==> flow/design.v <==
`timescale 1ns / 1ps
module ALU_microprocessor (
  input      [ 5:0]   alu_ctrl  ,
  input      [31:0]   in_1      ,
  input      [31:0]   in_2      ,
  input               alu_clk   ,
  output reg [31:0]   alu_rslt  ,
  output     [ 4:0]   alu_checks             
);
reg             N;                           
reg             Z;                           
reg             C;                           
reg             V;                           
reg             P;                           
always @(posedge alu_clk) begin
  case(alu_ctrl)
    5'd0 :  begin   
      {C,alu_rslt} = in_1 + in_2;            
      Z            = (alu_rslt==32'b0);
      N            = alu_rslt[31];
      V            = in_1[31]&&(in_2[31])&&(!alu_rslt[31]) || (!in_1[31])&&(!in_2[31])&&alu_rslt[31];
      P            = ^alu_rslt;
    end
    5'd1 :  begin   
      {C,alu_rslt} = in_1 + (-in_2);         
      C            = !C;
      Z            = (alu_rslt==32'b0);
      N            = alu_rslt[31];
      V            = in_1[31]&&(!in_2[31])&&(!alu_rslt[31]) || (!in_1[31])&&(in_2[31])&&alu_rslt[31];
      P            = ^alu_rslt;
    end
    5'd2 :  begin
      alu_rslt = in_1;                       
      Z        = (alu_rslt==32'b0);
      N        = alu_rslt[31];
      V        = 0;    
      C        = 0;
      P        = ^alu_rslt;
    end
     5'd3 :  begin
      alu_rslt = in_2;                       
      Z        = (alu_rslt==32'b0);
      N        = alu_rslt[31];
      V        = 0;    
      C        = 0;
      P        = ^alu_rslt;
    end
     5'd4 :  begin
      {C,alu_rslt} = in_1 + 1;               
      Z        = (alu_rslt==32'b0);
      N        = alu_rslt[31];
      V        = 0;
      P        = ^alu_rslt;    
    end
    5'd5 :  begin
      {C,alu_rslt} = in_2 + 1;               
      Z        = (alu_rslt==32'b0);
      N        = alu_rslt[31];
      V        = 0;   
      P        = ^alu_rslt; 
    end
    5'd6 :  begin
      alu_rslt = in_1 - 1;                   
      Z        = (alu_rslt==32'b0);
      N        = alu_rslt[31];
      V        = 0;    
      C        = alu_rslt[31];
      P        = ^alu_rslt;
    end
    5'd7 :  begin
      alu_rslt = in_2 - 1;                   
      Z        = (alu_rslt==32'b0);
      N        = alu_rslt[31];
      V        = 0;    
      C        = alu_rslt[31];
      P        = ^alu_rslt;
    end
    5'd8 :  begin   
      alu_rslt = in_1 & in_2;                
      Z        = (alu_rslt==32'b0);
      N        = alu_rslt[31];
      C        = 0;                          
      V        = 0;                          
      P        = ^alu_rslt;
    end
    5'd9 :  begin  
      alu_rslt = in_1 | in_2;                
      Z        = (alu_rslt==32'b0);
      N        = alu_rslt[31];
      V        = 0;                          
      C        = 0;                          
      P        = ^alu_rslt;
    end
    5'd10:  begin  
      alu_rslt = ~(in_1 & in_2);             
      Z        = (alu_rslt==32'b0);
      N        = alu_rslt[31];
      V        = 0;                          
      C        = 0;                          
      P        = ^alu_rslt;
    end
    5'd11:  begin  
      alu_rslt = ~(in_1 | in_2);             
      Z        = (alu_rslt==32'b0);
      N        = alu_rslt[31];
      V        = 0;                          
      C        = 0;                          
      P        = ^alu_rslt;
    end
    5'd12:  begin  
      alu_rslt = ~(in_1 ^ in_2);             
      Z        = (alu_rslt==32'b0);
      N        = alu_rslt[31];
      V        = 0;                          
      C        = 0;                          
      P        = ^alu_rslt;
    end
    5'd13:  begin  
      alu_rslt = in_1 ^ in_2;                
      Z        = (alu_rslt==32'b0);
      N        = alu_rslt[31];
      V        = 0;                          
      C        = 0;                          
      P        = ^alu_rslt;
    end
    5'd14:  begin  
      alu_rslt = ~in_1;                      
      Z        = (alu_rslt==32'b0);
      N        = alu_rslt[31];
      V        = 0;                          
      C        = 0;                          
      P        = ^alu_rslt;
    end
    5'd15:  begin  
      alu_rslt = ~in_2;                      
      Z        = (alu_rslt==32'b0);
      N        = alu_rslt[31];
      V        = 0;                          
      C        = 0;                          
      P        = ^alu_rslt;
    end
    5'd16:  begin
      alu_rslt = in_1 << 1;                  
      Z        = (alu_rslt==32'b0);
      N        = alu_rslt[31];
      V        = 0;                          
      C        = alu_rslt[31];
      P        = ^alu_rslt;
    end
    5'd17:  begin
      alu_rslt = in_2 << 1;                  
      Z        = (alu_rslt==32'b0);
      N        = alu_rslt[31];
      V        = 0;                          
      C        = alu_rslt[31];
      P        = ^alu_rslt;
    end
    5'd18:  begin
      alu_rslt = in_1 >> 1;                  
      Z        = (alu_rslt==32'b0);
      N        = alu_rslt[31];
      V        = 0;                          
      C        = alu_rslt[0];
      P        = ^alu_rslt;
    end
    5'd19:  begin
      alu_rslt = in_1 >> 1;                  
      Z        = (alu_rslt==32'b0);
      N        = alu_rslt[31];
      V        = 0;                          
      C        = alu_rslt[0];
      P        = ^alu_rslt;
    end
    5'd20:  begin
      alu_rslt = {in_1[30:0], in_1[31]};     
      Z        = (alu_rslt==32'b0);
      N        = 0;                          
      V        = 0;                          
      C        = 0;                          
      P        = ^alu_rslt;
    end
    5'd21:  begin
      alu_rslt = {in_2[30:0], in_2[31]};     
      Z        = (alu_rslt==32'b0);
      N        = 0;                          
      V        = 0;                          
      C        = 0;                          
      P        = ^alu_rslt;
    end
    5'd22:  begin
      alu_rslt = {in_1[0], in_1[31:1]};      
      Z        = (alu_rslt==32'b0);
      N        = 0;                          
      V        = 0;                          
      C        = 0;                          
      P        = ^alu_rslt;
    end
    5'd23:  begin
      alu_rslt = {in_2[0], in_2[31:1]};      
      Z        = (alu_rslt==32'b0);
      N        = 0;                          
      V        = 0;                          
      C        = 0;                          
      P        = ^alu_rslt;
    end
    default:  begin                          
      alu_rslt = 0; 
      {P,N,Z,C,V}= 5'b00100;                    
    end
  endcase  
end  
assign alu_checks = {P,V,Z,C,N};               
endmodule  
## From RTL to reports: ALU_microprocessor

The steps from the RTL of ALU_microprocessor to its reports follow in flow order.
Line numbers count from 1 in the design file above.
Cell names lack the library's common part.
A cell with n/a has no value.

| inputs | value |
|---|---|
| design top | ALU_microprocessor |
| clock port | alu_clk |
| cell library | sky130hd |
| timing corner | tt_025C_1v80 |

## After elaboration

Counts by Yosys on the flattened word-level netlist (proc, flatten, opt, wreduce; memories kept). Register bits leave out memories and registers merged into their read ports (data or address); mux counts leave out enables and synchronous resets folded into registers. Print and check cells are left out.

| bit counts | value |
|---|---|
| flip-flop bits (word level) | 37 |
| output and inout port bits | 37 |
| elaborated cells | 111 |

| cells by class | value |
|---|---|
| add/subtract/negate cells | 7 |
| equality and inequality tests | 23 |
| mux-type cells | 6 |
| bitwise operators | 8 |
| reduce/logical cells | 61 |

Operator list:

| kind | count |
|---|---|
| 32-bit logical NOT | 23 |
| 32-bit case mux with 23-bit select | 1 |
| 32-bit XOR reduction | 19 |
| 32-bit inverter | 5 |
| 32-bit by 1-bit adder with 33-bit output (second input constant) | 2 |
| 32-bit by 1-bit subtractor with 32-bit output (second input constant) | 2 |
| 6-bit by 4-bit == test with 1-bit output (second input constant) | 8 |
| 6-bit by 5-bit == test with 1-bit output (second input constant) | 8 |
| 32-bit by 32-bit adder with 33-bit output | 1 |
| 32-bit by 33-bit adder with 33-bit output | 1 |
| 32-bit negation with 33-bit output | 1 |
| 32-bit bitwise AND | 1 |
| 32-bit bitwise OR | 1 |
| 32-bit bitwise XOR | 1 |
| 6-bit by 3-bit == test with 1-bit output (second input constant) | 4 |
| 1-bit case mux with 23-bit select | 1 |
| 1-bit case mux with 19-bit select | 1 |
| 1-bit case mux with 18-bit select | 1 |
| 6-bit by 2-bit == test with 1-bit output (second input constant) | 2 |
| 1-bit case mux with 9-bit select | 1 |
| 1-bit logical AND | 8 |
| 3-bit OR reduction | 2 |
| 6-bit by 1-bit == test with 1-bit output (second input constant) | 1 |
| 6-bit logical NOT | 1 |
| 1-bit logical NOT | 5 |
| 1-bit logical OR | 2 |
| 2-bit OR reduction | 1 |
| 1-bit case mux with 2-bit select | 1 |

## Logic depth

Yosys ltp: most cells in a row. Word level: on the elaborated netlist, between registers, memories and ports. Mapped: between sequential cells and ports; inverters and the memories' decode and read muxes count.

| depth | value |
|---|---|
| word-level depth | 6 |
| ABC_AREA | 0 |
| mapped depth | 22 |
| gate-level depth less buffers | 21 |

## After synthesis

Source: synth_stat.txt of the flow (Yosys; design flattened, memories mapped). It holds for the ABC_AREA given above (unset counts as 0); a run with the other value may have another netlist.

| mapped netlist | value |
|---|---|
| cells in the netlist | 2,342 |
| mapped area | 18,057.3 um^2 |
| sequential part of the area | 740.7 um^2 |
| flip-flops | 37 |
| buffers | 123 |

Cells by type:

| cell | count |
|---|---|
| ha_1 | 437 |
| xnor2_1 | 379 |
| dfxtp_1 | 37 |
| inv_1 | 175 |
| nand2_1 | 170 |
| a21oi_1 | 103 |
| o21ai_0 | 103 |
| nor2_1 | 133 |
| nand4_1 | 75 |
| o221ai_1 | 38 |
| nand3_1 | 59 |
| mux2i_1 | 28 |
| o22ai_1 | 43 |
| clkbuf_1 | 64 |
| xor2_1 | 27 |
| nor3_1 | 47 |
| a222oi_1 | 23 |
| a221oi_1 | 26 |

Other cell types: 77; their cells: 375.

## Path before layout

OpenSTA on the mapped netlist: ideal clock, no wires. The path of least setup slack (recovery checks aside). Input and output delay are each 20% of the period. Register names are those of the netlist, which keeps one name where synthesis merged equal registers.

| timing after synthesis | value |
|---|---|
| kind | in2reg |
| start | in in_1[2] |
| end | reg P |
| clock period | 7.0 ns |
| setup time | 0.133 ns |
| launch time at the first pin | 1.400 ns |
| arrival time | 5.587 ns |
| setup slack | 1.279 ns |
| delay of the path | 4.320 ns |
| stages | 21 |
| period reached after synthesis | 5.721 ns |

"delay of the path" = arrival - input delay + setup time.
"stages" counts driving pins, that of a launching flip-flop among them; a cell with two outputs on the path counts twice.
"period reached after synthesis" is the clock period less the worst setup slack; recovery checks do not enter. This is arithmetic on one report: input and output delays are still those of the set period (20% each).
The rows between start and end are the longest chain of elaborated cells between them; the timing report does not say that the signal goes this way. Where chains are equally long, one stands for them.
A line is the first line of the expression or statement that the cell stems from. Yosys adds cells for indexed reads and writes and turns some case tables into memories.
A register here has more assigning lines than the two given.

| between the ends, after synthesis | value |
|---|---|
| cells stage by stage | clkbuf_1 inv_1 ha_1 ha_1 a221oi_2 o211ai_1 a221oi_2 o21ai_2 o31ai_4 a41o_1 o21ai_0 xnor2_1 ha_1 xnor2_1 xnor2_1 xnor2_1 xnor2_1 a32oi_1 o21ai_0 nor4_1 o211ai_2 |
| length of the longest elaborated chain | 4 |
| elaborated cells between the ends (all ways) | 26 |
| those cells by class | add/sub: 4; mux: 1; logic: 7; reduce/logical: 14 |

RTL lines, path after synthesis:

| element | line | source |
|---|---|---|
| from (decl) | 4 | `input      [31:0]   in_1      ,` |
| 32-bit bitwise XOR | 111 | `alu_rslt = ~(in_1 ^ in_2);` |
| 32-bit inverter | 111 |  |
| 32-bit XOR reduction | 116 | `P        = ^alu_rslt;` |
| 1-bit case mux with 19-bit select | 16 | `case(alu_ctrl)` |
| to (assign) | 22 | `P            = ^alu_rslt;` |
| to (assign) | 30 | `P            = ^alu_rslt;` |
| to (decl) | 14 | `reg             P;` |

## Timing after layout

From the final timing report of run 1: the path of least setup slack in the routed layout; clock arrival at registers is part of the times.

| timing after layout | value |
|---|---|
| kind | in2reg |
| start | in in_1[9] |
| end | reg P |
| clock period | 5.65 ns |
| setup time | 0.07 ns |
| launch time at the first pin | 1.13 ns |
| arrival time | 5.73 ns |
| setup slack | 0.17 ns |
| stages | 22 |

The rows between start and end are the longest chain of elaborated cells between them; the timing report does not say that the signal goes this way. Where chains are equally long, one stands for them.
A register here has more assigning lines than the two given.

| between the ends, after layout | value |
|---|---|
| cells stage by stage | clkdlybuf4s50_1 inv_1 ha_1 inv_1 ha_1 o21ai_0 nand2_1 a211oi_1 buf_4 or3_1 buf_4 a211o_1 nand2b_1 a21oi_1 xnor2_1 ha_1 xnor2_1 xnor2_1 xnor2_1 xnor2_1 xnor3_1 o211ai_2 |
| length of the longest elaborated chain | 4 |
| elaborated cells between the ends (all ways) | 26 |
| those cells by class | add/sub: 4; mux: 1; logic: 7; reduce/logical: 14 |

RTL lines, path after layout:

| element | line | source |
|---|---|---|
| from (decl) | 4 | `input      [31:0]   in_1      ,` |
| 32-bit bitwise XOR | 111 | `alu_rslt = ~(in_1 ^ in_2);` |
| 32-bit inverter | 111 |  |
| 32-bit XOR reduction | 116 | `P        = ^alu_rslt;` |
| 1-bit case mux with 19-bit select | 16 | `case(alu_ctrl)` |
| to (assign) | 22 | `P            = ^alu_rslt;` |
| to (assign) | 30 | `P            = ^alu_rslt;` |
| to (decl) | 14 | `reg             P;` |

# Flow runs of ALU_microprocessor

Module ALU_microprocessor, platform sky130hd: 4 stored runs of the flow (Yosys, OpenROAD) with differing settings, in no particular order. Input and output delays are each 20% of the period that was set; the output load is 0.01 pF.
"clock period achieved" = clock period - worst setup slack. The figure is calculated, with input and output delays left at 20% of the set period.
By "time on the worst setup path" is meant the share of the clock period that the worst setup path is allowed (20% is reserved at inputs, 20% at outputs), minus its slack. Clock arrival times at its registers enter into it.
"power" rests on the timing tool's default activity at the inputs, not on a simulated workload.
Settings: - = not set for that run.
A result given as - is not shown for that run.

| item | run 1 | run 2 | run 3 | run 4 |
|---|---|---|---|---|
| period_ns | 5.65 | 4.74 | 7.0 | 7.0 |
| CAP_MARGIN | 20 | 20 | 15 | 20 |
| CORE_MARGIN | 2 | 2 | 2 | 7 |
| CORE_UTILIZATION | 40 | 66 | 40 | 40 |
| SLEW_MARGIN | 20 | 20 | 20 | 20 |
| GPL_TIMING_DRIVEN | - | 0 | 0 | - |
| MAX_ROUTING_LAYER | - | met4 | met4 | - |
| PLACE_DENSITY_LB_ADDON | - | 0.09 | - | - |
| GPL_ROUTABILITY_DRIVEN | - | - | 0 | 0 |
| HOLD_SLACK_MARGIN | - | - | -0.08 | - |
| TNS_END_PERCENT | - | - | - | 60 |
| Yosys chip area after synthesis (um^2) | 18,057.3 | - | 18,057.3 | 18,057.3 |
| full die area (um^2) | 46,859.3 | - | 46,859.3 | 51,288.7 |
| standard-cell area after layout (um^2) | 23,286.1 | - | 20,245.7 | 20,427.1 |
| worst setup slack after layout (ns) | 0.174 | - | -0.047 | 0.406 |
| worst hold slack after layout (ns) | 1.377 | - | 1.683 | 1.798 |
| power (mW) | 4.411 | - | 3.156 | 3.165 |
| clock period achieved (ns) | 5.476 | - | 7.047 | 6.594 |
| time on the worst setup path (ns) | 4.35 | - | 5.65 | 5.19 |
| worst path kind | in2reg | - | in2reg | in2reg |

Run 2: not finished: routing ended with error GRT-0116
